==> flow/design.v <==
module mul(
    input         mul_clk,
    input         resetn,
    input         mul_signed,
    input  [31:0] x,
    input  [31:0] y,
    input         de_to_ex_valid,
    input         ex_allowin,
    output [63:0] result
);
    wire [16:0] booth_c;                              
    wire [63:0] booth_part_prod [16:0];               
    wire [16:0] part_prod [63:0];                     
    wire [63:0] x_mul = {{32{x[31]&mul_signed}}, x}; 
    wire [33:0] y_mul = {{ 2{y[31]&mul_signed}}, y};
    genvar j;
    generate
    for(j = 0; j < 17; j = j + 1) begin : booth
        if(j == 0) begin
          booth_2b booth_0(
                            .Y({y_mul[1:0], 1'b0}), 
                            .X(x_mul             ),
                            .P(booth_part_prod[0]), 
                            .C(booth_c[0]        )
                          );
        end else begin
          booth_2b booth(
                            .Y(y_mul[2*j+1:2*j-1]), 
                            .X(x_mul<<(2*j)      ), 
                            .P(booth_part_prod[j]), 
                            .C(booth_c[j]        )
                        );
        end
    end
    endgenerate
    genvar k;
    generate
    for(k = 0; k < 64; k = k + 1)
        begin: switch
            assign part_prod[k] = {
                                        booth_part_prod[16][k],
                                        booth_part_prod[15][k], 
                                        booth_part_prod[14][k], 
                                        booth_part_prod[13][k], 
                                        booth_part_prod[12][k], 
                                        booth_part_prod[11][k], 
                                        booth_part_prod[10][k], 
                                        booth_part_prod[ 9][k], 
                                        booth_part_prod[ 8][k], 
                                        booth_part_prod[ 7][k], 
                                        booth_part_prod[ 6][k], 
                                        booth_part_prod[ 5][k], 
                                        booth_part_prod[ 4][k], 
                                        booth_part_prod[ 3][k], 
                                        booth_part_prod[ 2][k], 
                                        booth_part_prod[ 1][k], 
                                        booth_part_prod[ 0][k]
                                  };
        end
    endgenerate
    reg  [16:0] booth_c_r;               
    reg  [16:0] part_prod_r[63:0];       
    wire [13:0] c[63:0];                 
    wire [63:0] add_src1, add_src2;      
    always @(posedge mul_clk)
    begin
        if(de_to_ex_valid & ex_allowin) begin
                booth_c_r <= booth_c;
        end
    end
    genvar m;
    generate
        for(m = 0; m < 64; m = m + 1) begin : part_prod_trans
            always @(posedge mul_clk)
            begin
                if(de_to_ex_valid & ex_allowin) begin
                    part_prod_r[m] <= part_prod[m];
                end
            end
        end
    endgenerate
    assign c[0] = booth_c_r[13:0];
    assign add_src2[0] = booth_c_r[14];
    genvar i;
    generate
    for(i = 0; i < 64; i = i + 1) 
    begin: wallace
        if(i < 63) begin
            wallace_16 wallace(
                                    .cin    (c[i]          ), 
                                    .data_in(part_prod_r[i]), 
                                    .cout   (c[i+1]        ), 
                                    .C      (add_src2[i+1] ), 
                                    .S      (add_src1[i]   )
                               );
        end else begin
            wallace_16 wallace_63(
                                    .cin    (c[63]          ),
                                    .data_in(part_prod_r[63]), 
                                    .S      (add_src1[63]   )
                                 );
        end
    end
    endgenerate
    assign result = add_src1 + add_src2 + booth_c_r[15] + booth_c_r[16];
endmodule
module booth_2b(
    input [2:0] Y,
    input [63:0] X,
    output [63:0] P,
    output C
);
    assign P = Y==3'b001 ? X      :
               Y==3'b010 ? X      :
               Y==3'b011 ? X<<1   :
               Y==3'b100 ? ~(X<<1):
               Y==3'b101 ? ~X     :
               Y==3'b110 ? ~X     :
                           68'd0;
    assign C = Y==3'b100 || Y==3'b101 || Y==3'b110;
endmodule
module wallace_16(
    input  [13:0] cin,
    input  [16:0] data_in,
    output [13:0] cout,
    output        C,
    output        S
);
    wire B1_2, A1_2, C1_3, B1_3, A1_3, A2_0, C2_1, B2_1, A2_1, B3_1, A3_1, A4_0, B4_0, A5_0;
    function [1:0] Add_1;
        input A, B, CIN;
        begin
          Add_1 = A + B + CIN;
        end
    endfunction
    assign {cout[ 0], B1_2} = Add_1(data_in[ 4], data_in[ 3], data_in[ 2]),
           {cout[ 1], A1_2} = Add_1(data_in[ 7], data_in[ 6], data_in[ 5]),
           {cout[ 2], C1_3} = Add_1(data_in[10], data_in[ 9], data_in[ 8]),
           {cout[ 3], B1_3} = Add_1(data_in[13], data_in[12], data_in[11]),
           {cout[ 4], A1_3} = Add_1(data_in[16], data_in[15], data_in[14]),
           {cout[ 5], A2_0} = Add_1(    cin[ 2],     cin[ 1],     cin[ 0]),
           {cout[ 6], C2_1} = Add_1(data_in[ 0],     cin[ 4],     cin[ 3]),
           {cout[ 7], B2_1} = Add_1(       A1_2,        B1_2, data_in[ 1]),
           {cout[ 8], A2_1} = Add_1(       A1_3,        B1_3,        C1_3),
           {cout[ 9], B3_1} = Add_1(       A2_0,     cin[ 6],     cin[ 5]),
           {cout[10], A3_1} = Add_1(       A2_1,        B2_1,        C2_1),
           {cout[11], B4_0} = Add_1(    cin[ 9],     cin[ 8],     cin[ 7]),
           {cout[12], A4_0} = Add_1(       A3_1,        B3_1,     cin[10]),
           {cout[13], A5_0} = Add_1(       A4_0,        B4_0,     cin[11]),
           {C       , S   } = Add_1(       A5_0,     cin[13],     cin[12]);
endmodule
Appendix: tool output

# Tool chain data of mul

Each step is given for the RTL above and for the edited RTL.
Lines under "original" count in the file above, lines under "edited" in the edited file.
"change" is "edited" less "original", of the values as shown; "rel. change" is that difference over "original", in percent.
Operators carry their Yosys type and port widths (W data, S select, Z words).
Library cell names are shortened.
The mark n/a stands for no value.

Top: mul
Clock port: mul_clk
Standard-cell library: sky130hd
Timing corner: tt_025C_1v80

# Diff

Unified diff, file above to edited file.
The edit is scripted: it alters the design's behaviour and was not made to optimise anything.

```diff
@@ -103,5 +103,5 @@
     end
     endgenerate
-    assign result = add_src1 + add_src2 + booth_c_r[15] + booth_c_r[16];
+    assign result = (add_src1 | add_src2) + booth_c_r[15] + booth_c_r[16];
 endmodule
 module booth_2b(
```

# Word-level counts

Counts by Yosys on the flattened word-level netlist (proc, flatten, opt, wreduce). Print and check cells are left out.

Storage and ports:

| what             | original | edited | change | rel. change (%) |
| register bits    | 1105     | 1105   | 0      | 0.00 |
| word-level cells | 2544     | 2544   | 0      | 0.00 |

Operators by class:

| what                             | original | edited | change | rel. change (%) |
| $add $sub $neg                   | 1923     | 1922   | -1     | -0.05 |
| equality and inequality tests    | 99       | 99     | 0      | 0.00 |
| mux-type cells                   | 99       | 99     | 0      | 0.00 |
| bitwise operators                | 37       | 38     | +1     | +2.70 |
| reductions and logical operators | 49       | 49     | 0      | 0.00 |

Operators by type and width:

| cell                 | original | edited | change | rel. change (%) |
| $add A64 B64 Y64     | 1        | 0      | -1     | -100.00 |
| $or A64 B64 Y64      | 0        | 1      | +1     | n/a |
| $add A1 B1 Y2        | 945      | 945    | 0      | 0.00 |
| $add A2 B1 Y2        | 945      | 945    | 0      | 0.00 |
| $mux W64             | 99       | 99     | 0      | 0.00 |
| $eq A3 B3 Y1 const B | 48       | 48     | 0      | 0.00 |
| $not A64 Y64         | 34       | 34     | 0      | 0.00 |
| $logic_or A1 B1 Y1   | 33       | 33     | 0      | 0.00 |
| $eq A3 B2 Y1 const B | 32       | 32     | 0      | 0.00 |
| $add A1 B1 Y1        | 30       | 30     | 0      | 0.00 |
| $eq A3 B1 Y1 const B | 16       | 16     | 0      | 0.00 |
| $reduce_or A3 Y1     | 16       | 16     | 0      | 0.00 |
| $and A1 B1 Y1        | 3        | 3      | 0      | 0.00 |
| $add A64 B1 Y64      | 2        | 2      | 0      | 0.00 |
| $eq A2 B2 Y1 const B | 2        | 2      | 0      | 0.00 |
| $eq A2 B1 Y1 const B | 1        | 1      | 0      | 0.00 |

# Depth

Longest topological path by Yosys (ltp), each cell counted once; first at word level (registers and memories cut), then after technology mapping (sequential cells cut; the memories' decode and read muxes count).

Depth:

| what                          | original | edited | change | rel. change (%) |
| word-level depth              | 15       | 15     | 0      | 0.00 |
| ABC_AREA                      | 0        | 0      | n/a    | n/a |
| gate-level depth with buffers | 23       | 19     | -4     | -17.39 |
| gate-level depth less buffers | 23       | 18     | -5     | -21.74 |

# After synthesis

The flow's flattened synthesis, as Yosys stat reports it; memories are mapped. The netlist is that of the ABC_AREA named above (0 if unset); the other value can give another one.

Cells by type:

| type     | original | edited | change | rel. change (%) |
| o21ai_0  | 512      | 345    | -167   | -32.62 |
| a22oi_1  | 447      | 299    | -148   | -33.11 |
| a221o_1  | 19       | 164    | +145   | +763.16 |
| ha_1     | 139      | 9      | -130   | -93.53 |
| nor2_1   | 95       | 213    | +118   | +124.21 |
| a21oi_1  | 123      | 62     | -61    | -49.59 |
| nand2_1  | 106      | 159    | +53    | +50.00 |
| inv_1    | 722      | 764    | +42    | +5.82 |
| a21o_1   | 42       | 0      | -42    | -100.00 |
| xor2_1   | 509      | 538    | +29    | +5.70 |
| buf_1    | 70       | 55     | -15    | -21.43 |
| o21bai_1 | 14       | 0      | -14    | -100.00 |
| mux2i_1  | 13       | 1      | -12    | -92.31 |
| a22o_1   | 12       | 0      | -12    | -100.00 |
| buf_2    | 11       | 0      | -11    | -100.00 |
| o21a_1   | 11       | 0      | -11    | -100.00 |
| o211ai_1 | 10       | 0      | -10    | -100.00 |
| nand3_1  | 44       | 36     | -8     | -18.18 |

The list need not be complete.

Mapped netlist:

| what                   | original | edited  | change  | rel. change (%) |
| cell count             | 4958     | 4617    | -341    | -6.88 |
| synthesis area (um^2)  | 55259.2  | 52316.4 | -2942.8 | -5.33 |
| sequential area (um^2) | 18287.5  | 18287.5 | 0.0     | 0.00 |
| flip-flops             | 609      | 609     | 0       | 0.00 |

The figures by module come from a second, unflattened synthesis with its own total; it is not the netlist above.

Unflattened totals:

| what                                    | original | edited   | change  | rel. change (%) |
| cell total of the unflattened synthesis | 9878     | 9541     | -337    | -3.41 |
| area (unflattened synthesis) (um^2)     | 108146.2 | 105237.2 | -2909.0 | -2.69 |

Rows give one instance, submodules left out.

By module, original:

| module     | instances | cells | area (um^2) | seq. area (um^2) |
| booth_2b   | 17        | 236   | 2304.7      | 0.0 |
| mul        | 1         | 1706  | 37736.2     | 33181.8 |
| wallace_16 | 64        | 65    | 488.0       | 0.0 |

By module, edited:

| module     | instances | cells | area (um^2) | seq. area (um^2) |
| booth_2b   | 17        | 236   | 2304.7      | 0.0 |
| mul        | 1         | 1369  | 34827.2     | 33181.8 |
| wallace_16 | 64        | 65    | 488.0       | 0.0 |

# Timing after synthesis

Path of least setup slack by OpenSTA after synthesis, without wires, with an ideal clock, recovery checks aside; 20% of the period is set as input and as output delay. Where synthesis merged equal registers, the netlist keeps one of their names.

Path post-synthesis:

| what                              | original          | edited            | change | rel. change (%) |
| kind                              | input to register | input to register | n/a    | n/a |
| start point                       | in ex_allowin     | in ex_allowin     | n/a    | n/a |
| end point                         | reg booth_c_r[0]  | reg booth_c_r[0]  | n/a    | n/a |
| period (ns)                       | 12.0              | 12.0              | 0.0    | 0.00 |
| input delay (ns)                  | 2.400             | 2.400             | 0.000  | 0.00 |
| setup time (ns)                   | 1.052             | 1.052             | 0.000  | n/a |
| launch time at the first pin (ns) | 2.400             | 2.400             | 0.000  | 0.00 |
| data arrival time (ns)            | 16.053            | 16.053            | 0.000  | 0.00 |
| slack (ns)                        | -5.105            | -5.105            | 0.000  | n/a |
| path delay (ns)                   | 14.705            | 14.705            | 0.000  | 0.00 |
| driving pins on the path          | 1                 | 1                 | 0      | 0.00 |
| path buffers                      | 0                 | 0                 | 0      | n/a |
| synthesis period reached (ns)     | 17.105            | 17.105            | 0.000  | 0.00 |

"path delay" = arrival - input delay + setup time.
"driving pins on the path" counts driving pins, that of a launching flip-flop among them; a cell with two outputs on the path counts twice.
"synthesis period reached" is the clock period less the worst setup slack; recovery checks do not enter. This is arithmetic on one report: input and output delays are still those of the set period (20% each).
Between the ends stands the longest chain of elaborated cells between them, by number of cells; it is not shown to be the way that was timed. Of several equally long chains one is given.
A line is the first line of the expression or statement that the cell stems from. Yosys adds cells for indexed reads and writes and turns some case tables into memories.

Between the ends, post-synthesis, original:
Cell sequence: and2_1
Length of the longest elaborated chain: 1

Ends and longest elaborated chain, post-synthesis, original:

| what          | line | RTL |
| from (decl)   | 8    | `input         ex_allowin,` |
| $and A1 B1 Y1 | 67   | `if(de_to_ex_valid & ex_allowin) begin` |
| to (assign)   | 68   | `booth_c_r <= booth_c;` |
| to (decl)     | 61   | `reg  [16:0] booth_c_r;` |

Between the ends, post-synthesis, edited:
Cell sequence: and2_1
Length of the longest elaborated chain: 1

Ends and longest elaborated chain, post-synthesis, edited:

| what          | line | RTL |
| from (decl)   | 8    | `input         ex_allowin,` |
| $and A1 B1 Y1 | 67   | `if(de_to_ex_valid & ex_allowin) begin` |
| to (assign)   | 68   | `booth_c_r <= booth_c;` |
| to (decl)     | 61   | `reg  [16:0] booth_c_r;` |

# Path in the finished layout

Path of least setup slack in the final report of each run of pair 1 (OpenROAD, finished layout, wires in). Where an end is a register, its clock arrival counts in the times.

Path after layout:

| what                              | original               | edited                 | change | rel. change (%) |
| kind                              | register to output     | register to output     | n/a    | n/a |
| start point                       | reg part_prod_r[0][16] | reg part_prod_r[0][13] | n/a    | n/a |
| end point                         | out result[61]         | out result[33]         | n/a    | n/a |
| period (ns)                       | 11.7                   | 11.7                   | 0.0    | 0.00 |
| external output delay (ns)        | 2.34                   | 2.34                   | 0.00   | 0.00 |
| launch time at the first pin (ns) | 0.64                   | 0.64                   | 0.00   | 0.00 |
| data arrival time (ns)            | 9.02                   | 8.70                   | -0.32  | -3.55 |
| slack (ns)                        | 0.34                   | 0.66                   | +0.32  | n/a |
| driving pins on the path          | 25                     | 19                     | -6     | -24.00 |
| path buffers                      | 5                      | 2                      | -3     | -60.00 |

Between the ends stands the longest chain of elaborated cells between them, by number of cells; it is not shown to be the way that was timed. Of several equally long chains one is given.

Between the ends, after layout, original:
Cell sequence: edfxtp_1 > fa_1 > buf_4 > inv_1 > buf_4 > fa_1 > fa_1 > fa_1 > fa_1 > inv_1 > fa_1 > ha_1 > ha_1 > a21oi_1 > o21bai_1 > a21o_1 > a21oi_1 > o21ai_0 > o21ai_1 > buf_4 > and3_1 > nand2b_1 > o311ai_1 > buf_4 > clkdlybuf4s50_1
Length of the longest elaborated chain: 15

Ends and longest elaborated chain, after layout, original:

| what                         | line | RTL |
| from (decl)                  | 62   | `reg  [16:0] part_prod_r[63:0];` |
| from (assign)                | 77   | `part_prod_r[m] <= part_prod[m];` |
| $add A1 B1 Y2                | 133  | `Add_1 = A + B + CIN;` |
| $add A2 B1 Y2                | 133  |  |
| $add A1 B1 Y2                | 133  |  |
| $add A2 B1 Y2                | 133  |  |
| $add A1 B1 Y2                | 133  |  |
| $add A2 B1 Y2                | 133  |  |
| $add A1 B1 Y2                | 133  |  |
| $add A2 B1 Y2                | 133  |  |
| $add A1 B1 Y2                | 133  |  |
| $add A2 B1 Y2                | 133  |  |
| $add A1 B1 Y2                | 133  |  |
| $add A2 B1 Y2                | 133  |  |
| $add A64 B64 Y64             | 105  | `assign result = add_src1 + add_src2 + booth_c_r[15] + booth_c_r[16];` |
| $add A64 B1 Y64 (2 in a row) | 105  |  |
| to (decl)                    | 9    | `output [63:0] result` |

Between the ends, after layout, edited:
Cell sequence: edfxtp_1 > fa_1 > fa_1 > inv_1 > buf_4 > fa_1 > inv_1 > fa_1 > inv_1 > fa_1 > fa_1 > a222oi_1 > and4_1 > and2_4 > nand2_4 > nor2_1 > nand4_1 > xnor2_2 > clkdlybuf4s50_1
Length of the longest elaborated chain: 15

Ends and longest elaborated chain, after layout, edited:

| what                         | line | RTL |
| from (decl)                  | 62   | `reg  [16:0] part_prod_r[63:0];` |
| from (assign)                | 77   | `part_prod_r[m] <= part_prod[m];` |
| $add A1 B1 Y2                | 133  | `Add_1 = A + B + CIN;` |
| $add A2 B1 Y2                | 133  |  |
| $add A1 B1 Y2                | 133  |  |
| $add A2 B1 Y2                | 133  |  |
| $add A1 B1 Y2                | 133  |  |
| $add A2 B1 Y2                | 133  |  |
| $add A1 B1 Y2                | 133  |  |
| $add A2 B1 Y2                | 133  |  |
| $add A1 B1 Y2                | 133  |  |
| $add A2 B1 Y2                | 133  |  |
| $add A1 B1 Y2                | 133  |  |
| $add A2 B1 Y2                | 133  |  |
| $or A64 B64 Y64              | 105  | `assign result = (add_src1 \| add_src2) + booth_c_r[15] + booth_c_r[16];` |
| $add A64 B1 Y64 (2 in a row) | 105  |  |
| to (decl)                    | 9    | `output [63:0] result` |

# Flow runs

Runs of the flow (Yosys, OpenROAD) on both versions; the two runs of a pair have the same settings. The constraints put input and output delay at 20% of the set period each and load the outputs with 0.01 pF.

Flow settings, pair 1:
CORE_UTILIZATION: 40
period_ns: 11.7
CAP_MARGIN: 20
CORE_MARGIN: 2
SLEW_MARGIN: 20

Results, pair 1:

| what                                                     | original | edited   | change  | rel. change (%) |
| post-synthesis cell area (um^2)                          | 55259.2  | 52316.4  | -2942.8 | -5.33 |
| die area (um^2)                                          | 141135.0 | 133700.0 | -7435.0 | -5.27 |
| area of the standard cells in the finished layout (um^2) | 60593.1  | 57480.1  | -3113.0 | -5.14 |
| utilization of the finished layout                       | 0.441    | 0.443    | +0.002  | n/a |
| setup slack of the worst path (ns)                       | 0.344    | 0.662    | +0.318  | n/a |
| total negative slack (ns)                                | 0.000    | 0.000    | 0.000   | n/a |
| smallest hold slack (ns)                                 | 2.250    | 2.266    | +0.016  | n/a |
| achieved period (ns)                                     | 11.356   | 11.038   | -0.318  | -2.80 |

Flow settings, pair 2:
CORE_MARGIN: 4
CORE_UTILIZATION: 30
GPL_ROUTABILITY_DRIVEN: 1
GPL_TIMING_DRIVEN: 1
PLACE_DENSITY: 0.92
SETUP_SLACK_MARGIN: -0.54
SLEW_MARGIN: 35
TNS_END_PERCENT: 90
period_ns: 6.58
CAP_MARGIN: 20

Results, pair 2:

| what                                                     | original | edited   | change  | rel. change (%) |
| post-synthesis cell area (um^2)                          | 55259.2  | 52316.4  | -2942.8 | -5.33 |
| die area (um^2)                                          | 191126.0 | 181131.0 | -9995.0 | -5.23 |
| area of the standard cells in the finished layout (um^2) | 66772.8  | 60583.1  | -6189.7 | -9.27 |
| utilization of the finished layout                       | 0.365    | 0.351    | -0.014  | n/a |
| setup slack of the worst path (ns)                       | -2.581   | -1.543   | +1.038  | n/a |
| total negative slack (ns)                                | -124.912 | -81.767  | +43.145 | n/a |
| smallest hold slack (ns)                                 | 1.193    | 1.130    | -0.063  | n/a |
| achieved period (ns)                                     | 9.161    | 8.123    | -1.038  | -11.33 |

"achieved period" is the run's clock period less its worst setup slack. It is reckoned from that one timing run; input and output delays stay at 20% of the period that was set.
